==> flow/design.v <==
module SUBWAY(
    clk,
    rst_n,
    in_valid,
    init,
    in0,
    in1,
    in2,
    in3,
    out_valid,
    out
);
input clk, rst_n;
input in_valid;
input [1:0] init;
input [1:0] in0, in1, in2, in3; 
output reg       out_valid;
output reg [1:0] out;
parameter s_idle = 2'd0;
parameter s_input = 2'd1;
parameter s_cul = 2'd2;
parameter s_output = 2'd3;
genvar NN;
genvar MM;
integer i;
integer j;
parameter IDX = 9;
reg [1:0]current_state;
reg [1:0]next_state;
reg [1:0]init_pos;
reg [5:0]cnt;
reg [1:0]is_road;
reg [1:0] reg_dif;
reg [1:0]move;
wire UorD;
reg reg_UorD;
wire [1:0]dif1;
wire [1:0]dif2;
wire [1:0]dif;
reg [1:0] next_dif;
reg [1:0]next_pos;
reg [1:0]cur_pos;
reg [1:0] next_step[2:0];
wire [1:0]in_wire[3:0];
reg [1:0]in_a[IDX:0];
reg [1:0]in_b[IDX:0];
reg [1:0]in_c[IDX:0];
reg [1:0]in_d[IDX:0];
reg [1:0]out_pipe[54:0];
reg [1:0]road;
always@(posedge clk or negedge rst_n)begin
	if(!rst_n)
        current_state <= s_idle;
    else
        current_state <= next_state;
end
always@(*)begin
	case(current_state)
		s_idle: if(in_valid) next_state = s_input;
				else next_state = s_idle;
		s_input:if (cnt == 6'd7) next_state = s_cul;
				else next_state = s_input;
		s_cul:	if (cnt == 6'd62) next_state = s_output;
				else next_state = s_cul;				
		s_output: if (cnt == 6'd63) next_state = s_idle;
				else next_state = s_output;
		default: next_state = current_state;
	endcase 
end
always @(posedge clk or negedge rst_n) begin
    if(!rst_n)begin
		init_pos <= 2'd0;
    end   
    else
		case(current_state)
			s_idle: if(in_valid)begin
				init_pos <= init;
			end
			default: init_pos <= init_pos;
		endcase
end
always@(posedge clk or negedge rst_n)begin
	if(!rst_n)
        cnt <= 6'b0;
    else
		case(current_state)
			s_idle: cnt <= 6'd0;
			s_input: cnt <= cnt+6'd1;
			s_cul: if(cnt == 6'd62 ) cnt <= 6'd0;
					else cnt <= cnt+6'd1;
			s_output: if(cnt == 6'd63) cnt <= 6'd0;
					else cnt <= cnt+6'd1;
			default: cnt <= cnt;
		endcase
end
always@(posedge clk or negedge rst_n)begin
	if(!rst_n)
        out_valid <= 1'b0;
    else
		case(current_state)
			s_idle: out_valid <= 1'd0;
			s_input: out_valid <= 1'd0;
			s_output: 
				if(cnt == 6'd63) out_valid <= 1'd0;
				else   out_valid <= 1'd1;
			default: out_valid <= 1'd0;
		endcase
end
assign UorD = (cur_pos < road)?1'd0: 1'd1;  
assign dif1 = (cur_pos < road)?road: cur_pos;  
assign dif2 = (cur_pos < road)?cur_pos: road;
assign dif = dif1 - dif2;
always @(posedge clk or negedge rst_n) begin
	if(!rst_n)begin
        reg_UorD <= 2'd0;
    end 
	else begin
		reg_UorD <= UorD;
	end
end
always@(*)begin
	case(cur_pos)
	2'd0: begin
		next_step[0] = 2'b11;
		next_step[1] = in_a[1];
		next_step[2] = in_b[1];
	end
	2'd1: begin
		next_step[0] = in_a[1];
		next_step[1] = in_b[1];
		next_step[2] = in_c[1];
	end
	2'd2: begin
		next_step[0] = in_b[1];
		next_step[1] = in_c[1];
		next_step[2] = in_d[1];
	end
	2'd3: begin
		next_step[0] = in_c[1];
		next_step[1] = in_d[1];
		next_step[2] = 2'b11;
	end
	default: begin
		next_step[0] = in_c[1];
		next_step[1] = in_d[1];
		next_step[2] = 2'b11;
	end
	endcase
end
always@(*)begin
	if (dif != 2'd0) begin
		case(reg_UorD)
		1'd0: 
			case(next_step[2])
			2'd0: move = 2'b01;
			2'd1,
			2'd2,
			2'd3: 
				case(next_step[1])
				2'd0,
				2'd2: move = 2'd0;
				2'd1: move = 2'b11;
				default: move = 2'b0;
				endcase
			default: move = 2'b0;
			endcase
		1'd1: 
			case(next_step[0])
			2'd0: move = 2'b10;
			2'd1,
			2'd2,
			2'd3: 
				case(next_step[1])
				2'd0,
				2'd2: move = 2'd0;
				2'd1: move = 2'b11;
				default: move = 2'b0;
				endcase
			default: move = 2'b0;
			endcase
		default: move = 2'b0;
		endcase
	end
	else begin
		case(next_step[1])
		2'd0,
		2'd2: move = 2'd00;
		2'd1: move = 2'b11;
		default: move = 2'd0;  
		endcase
	end
end
always@(*)begin
	case(cur_pos)
	2'd0:begin
		case (move) 
		2'd1:
			next_pos = 2'd1;
		default:
			next_pos = 2'd0;
		endcase
	end 
	2'd1:begin
		case (move) 
		2'd1:
			next_pos = 2'd2;
		2'd2:
			next_pos = 2'd0;
		default:
			next_pos = 2'd1;
		endcase
	end
	2'd2:begin
		case (move) 
		2'd1:
			next_pos = 2'd3;
		2'd2:
			next_pos = 2'd1;
		default:
			next_pos = 2'd2;
		endcase
	end
	2'd3:begin
		case (move) 
		2'd2:
			next_pos = 2'd2;
		default:
			next_pos = 2'd3;
		endcase
	end
	default:next_pos = cur_pos;
	endcase
end
always@(*)begin
	if (in_b[8] == 2'd0)begin
		is_road = 2'd1;
	end
	else if (in_c[8] == 2'd0)begin
		is_road = 2'd2;
	end
	else if (in_a[8] == 2'd0)begin
		is_road = 2'd0;
	end
	else if (in_d[8] == 2'd0)begin
		is_road = 2'd3;
	end
	else begin
		is_road = 2'd1;
	end
end
always@(posedge clk)begin
	if(!rst_n)begin
        road <= 2'd0;
    end 
	else begin
		case(cnt[2:0])
		3'd0: 
			road <= is_road;
		default: road <= road;
		endcase
	end
end
always @(posedge clk or negedge rst_n) begin
	if(!rst_n)begin
        cur_pos <= 2'd0;
    end 
	else begin
		case(current_state)
		s_idle: cur_pos <= 2'd0;
		s_input: cur_pos <= init_pos;
		s_cul,
		s_output: cur_pos <= next_pos;
		default: cur_pos <= cur_pos;
		endcase
	end
end
always @(posedge clk or negedge rst_n) begin
	if(!rst_n)begin
        out <= 2'd0;
    end 
	else begin
		case(current_state)
		s_idle: out <= 2'd0;
		s_input: out <= 2'd0;
		s_output: 
			if(cnt == 6'd63) out <= 2'd0;
			else out <= out_pipe[0]; 
		default: out <= 2'd0;
		endcase
	end
end
always @(posedge clk or negedge rst_n) begin
	if(!rst_n)begin
		for (i=0; i<55; i=i+1)begin
			out_pipe[i]<=2'd0; 
		end
    end 
	else begin
		case(current_state)
		s_idle: begin
			for (i=0; i<55; i=i+1)begin
				out_pipe[i]<=2'd0; 
			end
		end
		s_output,
		s_cul: begin
			out_pipe[54] <= move;
			for (i=0; i<54; i=i+1)begin
				out_pipe[i]<=out_pipe[i+1]; 
			end
		end
		default: begin
			for (i=0; i<55; i=i+1)begin
				out_pipe[i]<=2'd0; 
			end
		end
		endcase
	end
end
always @(posedge clk or negedge rst_n) begin
    if(!rst_n)begin
        for (i = 0; i<IDX; i=i+1)begin
			in_a[i]<=2'd0;
		end
    end   
    else
		case(current_state)
			s_idle: if(in_valid)begin
						in_a[IDX-1]<=in0;
						for (i = 0; i<IDX-1; i=i+1)begin
							in_a[i]<=in_a[i+1];
						end
					end
					else begin 
						for (i = 0; i<IDX; i=i+1)begin
							in_a[i]<=in_a[i];
						end
					end
			s_input,
			s_cul:if(in_valid)begin
						in_a[IDX-1]<=in0;
						for (i = 0; i<IDX-1; i=i+1)begin
							in_a[i]<=in_a[i+1];
						end
					end
					else begin 
						for (i = 0; i<IDX; i=i+1)begin
							in_a[i]<=in_a[i];
						end
					end
			s_output:begin
				if(in_valid)begin
					in_a[IDX-1]<= in0;
				end
				else begin
					in_a[IDX-1]<= 2'd0;
				end
				for (i = 0; i<IDX-1; i=i+1)begin
					in_a[i]<=in_a[i+1];
				end
			end
			default: begin 
						for (i = 0; i<IDX; i=i+1)begin
							in_a[i]<=in_a[i];
						end
					end
		endcase
end
always @(posedge clk or negedge rst_n) begin
    if(!rst_n)begin
        for (i = 0; i<IDX; i=i+1)begin
			in_b[i]<=2'd0;
		end
    end   
    else
		case(current_state)
			s_idle: if(in_valid)begin
						in_b[IDX-1]<=in1;
						for (i = 0; i<IDX-1; i=i+1)begin
							in_b[i]<=in_b[i+1];
						end
					end
					else begin 
						for (i = 0; i<IDX; i=i+1)begin
							in_b[i]<=in_b[i];
						end
					end
			s_input,
			s_cul:if(in_valid)begin
						in_b[IDX-1]<=in1;
						for (i = 0; i<IDX-1; i=i+1)begin
							in_b[i]<=in_b[i+1];
						end
					end
					else begin 
						for (i = 0; i<IDX; i=i+1)begin
							in_b[i]<=in_b[i];
						end
					end
			s_output:begin
				if(in_valid)begin
					in_b[IDX-1]<= in1;
				end
				else begin
					in_b[IDX-1]<= 2'd0;
				end
				for (i = 0; i<IDX-1; i=i+1)begin
					in_b[i]<=in_b[i+1];
				end
			end
			default: begin 
						for (i = 0; i<IDX; i=i+1)begin
							in_b[i]<=in_b[i];
						end
					end
		endcase
end
always @(posedge clk or negedge rst_n) begin
    if(!rst_n)begin
        for (i = 0; i<IDX; i=i+1)begin
			in_c[i]<=2'd0;
		end
    end   
    else
		case(current_state)
			s_idle: if(in_valid)begin
						in_c[IDX-1]<=in2;
						for (i = 0; i<IDX-1; i=i+1)begin
							in_c[i]<=in_c[i+1];
						end
					end
					else begin 
						for (i = 0; i<IDX; i=i+1)begin
							in_c[i]<=in_c[i];
						end
					end
			s_input,
			s_cul:if(in_valid)begin
						in_c[IDX-1]<=in2;
						for (i = 0; i<IDX-1; i=i+1)begin
							in_c[i]<=in_c[i+1];
						end
					end
					else begin 
						for (i = 0; i<IDX; i=i+1)begin
							in_c[i]<=in_c[i];
						end
					end
			s_output:begin
				if(in_valid)begin
					in_c[IDX-1]<= in2;
				end
				else begin
					in_c[IDX-1]<= 2'd0;
				end
				for (i = 0; i<IDX-1; i=i+1)begin
					in_c[i]<=in_c[i+1];
				end
			end
			default: begin 
						for (i = 0; i<IDX; i=i+1)begin
							in_c[i]<=in_c[i];
						end
					end
		endcase
end
always @(posedge clk or negedge rst_n) begin
    if(!rst_n)begin
        for (i = 0; i<IDX; i=i+1)begin
			in_d[i]<=2'd0;
		end
    end   
    else
		case(current_state)
			s_idle: if(in_valid)begin
						in_d[IDX-1]<=in3;
						for (i = 0; i<IDX-1; i=i+1)begin
							in_d[i]<=in_d[i+1];
						end
					end
					else begin 
						for (i = 0; i<IDX; i=i+1)begin
							in_d[i]<=in_d[i];
						end
					end
			s_input,
			s_cul:if(in_valid)begin
						in_d[IDX-1]<=in3;
						for (i = 0; i<IDX-1; i=i+1)begin
							in_d[i]<=in_d[i+1];
						end
					end
					else begin 
						for (i = 0; i<IDX; i=i+1)begin
							in_d[i]<=in_d[i];
						end
					end
			s_output:begin
				if(in_valid)begin
					in_d[IDX-1]<= in3;
				end
				else begin
					in_d[IDX-1]<= 2'd0;
				end
				for (i = 0; i<IDX-1; i=i+1)begin
					in_d[i]<=in_d[i+1];
				end
			end
			default: begin 
						for (i = 0; i<IDX; i=i+1)begin
							in_d[i]<=in_d[i];
						end
					end
		endcase
end
endmodule
### Step by step through the tools: SUBWAY

Tool output for the design above, in the order of the flow.
Lines are those of the file above, counted from 1.
Library cell names are shortened.
Not given: -

| set-up | value |
|---|---|
| design top | SUBWAY |
| clock input | clk |
| standard-cell library | sky130hd |
| corner | tt_025C_1v80 |

### Word-level counts

Source: Yosys, flattened and elaborated. Widths are those after wreduce. Registers that Yosys merges into a memory's read port (data or address) are not register bits. Print and check cells do not count. Equal cells are merged and count once.

| operators by class | value |
|---|---|
| add/subtract/negate cells | 2 |
| $mul | 0 |
| div/mod/pow operators | 0 |
| magnitude comparators | 1 |
| equality and inequality tests | 19 |
| shifts and indexed selects | 0 |
| multiplexer cells | 156 |
| bitwise logic cells | 1 |
| reduce/logical cells | 15 |

Operators with widths:

| cell | count |
|---|---|
| 2-to-1 mux 2 bit | 103 |
| case mux 2 bit (select 2 bit) | 37 |
| case mux 2 bit (select 4 bit) | 5 |
| case mux 6 bit (select 4 bit) | 1 |
| == test 2 bit (second input constant) | 9 |
| zero test 2 bit | 8 |
| == test 2 x 1 -> 1 bit (second input constant) | 6 |
| == test 6 bit (second input constant) | 2 |
| 2-to-1 mux 6 bit | 2 |
| OR reduction 3 bit | 3 |
| 2-to-1 mux 1 bit | 7 |
| adder 6 x 1 -> 6 bit (second input constant) | 1 |
| == test 6 x 3 -> 1 bit (second input constant) | 1 |
| case mux 2 bit (select 3 bit) | 1 |
| zero test 3 bit | 1 |
| != test 2 x 1 -> 1 bit (second input constant) | 1 |
| subtractor 2 bit | 1 |
| < comparator 2 bit | 1 |
| AND reduction 2 bit | 1 |
| nonzero test 2 bit | 1 |
| OR reduction 2 bit | 1 |
| NOT 1 bit | 1 |

| storage and ports | value |
|---|---|
| register bits after elaboration | 192 |
| bits in latches | 0 |
| bits in writable memories | 0 |
| memory bits (read-only) | 0 |
| word width x clocked read ports | 0 |
| memory cells | 0 |
| cells after elaboration | 289 |

### Depth

Depth = most cells in a row (Yosys ltp): at word level without a register or memory, in the mapped netlist without a sequential cell, where the memories' decode and read muxes count.

| logic depth | value |
|---|---|
| word-level depth | 11 |
| ABC_AREA | 0 |
| mapped depth | 12 |

### Netlist

Source: synth_stat.txt of the flow (Yosys; design flattened, memories mapped). It holds for the ABC_AREA given above (unset counts as 0); a run with the other value may have another netlist.

| mapped netlist | value |
|---|---|
| standard cells after synthesis | 498 |
| mapped area | 7026.7 µm² |
| area of sequential cells | 4845.9 µm² |
| flip-flop cells | 194 |

Cell types:

| type | count | total area (µm²) |
|---|---|---|
| dfrtp_1 | 191 | 4.78E+03 |
| nor2b_1 | 113 | 706.928 |
| mux2_2 | 49 | 551.779 |
| mux2_1 | 10 | 112.608 |
| ha_1 | 7 | 87.584 |
| nand2_1 | 23 | 86.333 |
| o21ai_0 | 11 | 55.053 |
| nor2_1 | 13 | 48.797 |
| inv_1 | 11 | 41.29 |
| dfxtp_1 | 2 | 40.038 |
| buf_4 | 5 | 37.536 |
| clkbuf_1 | 10 | 37.536 |
| dfstp_2 | 1 | 26.275 |
| xor2_1 | 3 | 26.275 |
| mux4_2 | 1 | 22.522 |
| buf_2 | 4 | 20.019 |
| nand3_1 | 4 | 20.019 |
| nor3_2 | 2 | 20.019 |

Not listed: further types 30, cells in them 38.

### Worst setup path after synthesis

OpenSTA on the mapped netlist: ideal clock, no wires. The path of least setup slack (recovery checks aside). Input and output delay are each 20% of the period. Register names are those of the netlist, which keeps one name where synthesis merged equal registers.

| timing path post-synthesis | value |
|---|---|
| path type | register -> register |
| from | reg cur_pos[0] |
| to | reg cur_pos[0] |
| period | 2.5 ns |
| library setup time | 0.137 ns |
| arrival time | 2.014 ns |
| data required time | 2.363 ns |
| slack | 0.349 ns |
| delay of the path | 2.151 ns |
| stages on the path | 10 |
| path buffers | 1 |
| period reached after synthesis | 2.151 ns |

"delay of the path" = arrival - input delay + setup time.
"stages on the path" counts driving pins, that of a launching flip-flop among them; a cell with two outputs on the path counts twice.
"period reached after synthesis" is the clock period less the worst setup slack; recovery checks do not enter. This is arithmetic on one report: input and output delays are still those of the set period (20% each).
The rows between start and end are the longest chain of elaborated cells between them; the timing report does not say that the signal goes this way. Where chains are equally long, one stands for them.
Each line given opens the expression or statement behind the cell; cells for indexed reads and writes are added by Yosys, which also makes memories of some case tables.
At most two assigning lines are given for a register; there are more.

| on the way, post-synthesis | value |
|---|---|
| cell sequence | dfrtp_1 -> buf_6 -> inv_4 -> mux4_2 -> a2bb2oi_2 -> inv_1 -> ha_1 -> mux2_2 -> a21oi_1 -> o21ai_0 |
| length of the longest elaborated chain | 11 |
| elaborated cells on any way between the ends | 36 |

RTL lines, path post-synthesis:

| item | RTL line | RTL |
|---|---|---|
| start, declared | 42 | `reg [1:0]cur_pos;` |
| start, assigned | 270 | `s_input: cur_pos <= init_pos;` |
| start, assigned | 272 | `s_output: cur_pos <= next_pos;` |
| == test 2 bit | 122 | `case(cur_pos)` |
| case mux 2 bit (select 4 bit) | 122 |  |
| == test 2 x 1 -> 1 bit | 173 | `case(next_step[1])` |
| 2-to-1 mux 2 bit | 173 |  |
| case mux 2 bit (select 2 bit) | 168 | `case(next_step[0])` |
| case mux 2 bit (select 2 bit) | 152 | `case(reg_UorD)` |
| 2-to-1 mux 2 bit | 151 | `if (dif != 2'd0) begin` |
| == test 2 bit | 224 | `case (move)` |
| 2-to-1 mux 1 bit | 224 |  |
| case mux 2 bit (select 4 bit) | 194 | `case(cur_pos)` |
| case mux 2 bit (select 3 bit) | 268 | `case(current_state)` |
| end, assigned | 270 |  |
| end, assigned | 272 |  |
| end, declared | 42 |  |

### Worst path after layout

Path of least setup slack in the final report of entry A (OpenROAD, finished layout, wires in). Where an end is a register, its clock arrival counts in the times.

| timing path post-layout | value |
|---|---|
| path type | register -> register |
| from | reg cur_pos[0] |
| to | reg cur_pos[0] |
| period | 2.5 ns |
| library setup time | 0.13 ns |
| arrival time | 2.60 ns |
| data required time | 2.79 ns |
| slack | 0.19 ns |
| stages on the path | 9 |
| path buffers | 0 |

The rows between start and end are the longest chain of elaborated cells between them; the timing report does not say that the signal goes this way. Where chains are equally long, one stands for them.
At most two assigning lines are given for a register; there are more.

| on the way, post-layout | value |
|---|---|
| cell sequence | dfrtp_2 -> inv_4 -> mux4_2 -> a2bb2oi_2 -> inv_1 -> ha_1 -> mux2_2 -> a21oi_1 -> o21ai_0 |
| length of the longest elaborated chain | 11 |
| elaborated cells on any way between the ends | 36 |

RTL lines, path post-layout:

| item | RTL line | RTL |
|---|---|---|
| start, declared | 42 | `reg [1:0]cur_pos;` |
| start, assigned | 270 | `s_input: cur_pos <= init_pos;` |
| start, assigned | 272 | `s_output: cur_pos <= next_pos;` |
| == test 2 bit | 122 | `case(cur_pos)` |
| case mux 2 bit (select 4 bit) | 122 |  |
| == test 2 x 1 -> 1 bit | 173 | `case(next_step[1])` |
| 2-to-1 mux 2 bit | 173 |  |
| case mux 2 bit (select 2 bit) | 168 | `case(next_step[0])` |
| case mux 2 bit (select 2 bit) | 152 | `case(reg_UorD)` |
| 2-to-1 mux 2 bit | 151 | `if (dif != 2'd0) begin` |
| == test 2 bit | 224 | `case (move)` |
| 2-to-1 mux 1 bit | 224 |  |
| case mux 2 bit (select 4 bit) | 194 | `case(cur_pos)` |
| case mux 2 bit (select 3 bit) | 268 | `case(current_state)` |
| end, assigned | 270 |  |
| end, assigned | 272 |  |
| end, declared | 42 |  |

Measured results for SUBWAY: 3 stored runs of the Yosys and OpenROAD flow on sky130hd. The settings differ; the order carries no meaning. The constraints put input and output delay at 20% of the set period each and load the outputs with 0.01 pF.
By "reached clock period" is meant the clock period of the run minus its worst setup slack. This is arithmetic on one report: input and output delays are still those of the set period (20% each).
"critical path time" is the time allowed to the run's worst setup path (the clock period less input and output delay, where it has them) less its slack. Clock arrival times count: a late capture clock shortens it, a late launch clock lengthens it.
"power consumption" is the tool's figure for a default switching activity; nothing was simulated.

#### Entry A

| setting | value |
|---|---|
| CORE_ASPECT_RATIO | `1.28` |
| GPL_ROUTABILITY_DRIVEN | `0` |
| HOLD_SLACK_MARGIN | `-0.04` |
| period_ns | `2.5` |
| CAP_MARGIN | `20` |
| CORE_MARGIN | `2` |
| CORE_UTILIZATION | `40` |
| SLEW_MARGIN | `20` |

| result | value |
|---|---|
| utilization in the final report | 46.9 % |
| power consumption | 7995 uW |
| standard-cell area after layout | 8044.0 µm² |
| area of the die | 18651.0 µm² |
| total negative setup slack | 0.000 ns |
| critical path time | 2.31 ns |
| kind of the worst setup path | register -> register |
| setup slack of the worst path | 0.194 ns |
| netlist area reported by Yosys | 7026.7 µm² |
| reached clock period | 2.306 ns |

#### Entry B

| setting | value |
|---|---|
| CORE_ASPECT_RATIO | `1.05` |
| CORE_UTILIZATION | `51` |
| GPL_ROUTABILITY_DRIVEN | `1` |
| MAX_ROUTING_LAYER | `met5` |
| TNS_END_PERCENT | `40` |
| period_ns | `4.14` |
| CAP_MARGIN | `20` |
| CORE_MARGIN | `2` |
| SLEW_MARGIN | `20` |

| result | value |
|---|---|
| utilization in the final report | 59.5 % |
| power consumption | 4734 uW |
| standard-cell area after layout | 7940.1 µm² |
| area of the die | 14733.4 µm² |
| total negative setup slack | 0.000 ns |
| critical path time | 2.35 ns |
| kind of the worst setup path | register -> register |
| setup slack of the worst path | 1.788 ns |
| netlist area reported by Yosys | 7026.7 µm² |
| reached clock period | 2.352 ns |

#### Entry C

| setting | value |
|---|---|
| period_ns | `2.5` |
| CAP_MARGIN | `20` |
| CORE_MARGIN | `2` |
| CORE_UTILIZATION | `40` |
| SLEW_MARGIN | `20` |

| result | value |
|---|---|
| utilization in the final report | 46.9 % |
| power consumption | 8137 uW |
| standard-cell area after layout | 8089.0 µm² |
| area of the die | 18643.2 µm² |
| total negative setup slack | 0.000 ns |
| critical path time | 2.30 ns |
| kind of the worst setup path | register -> register |
| setup slack of the worst path | 0.204 ns |
| netlist area reported by Yosys | 7026.7 µm² |
| reached clock period | 2.296 ns |
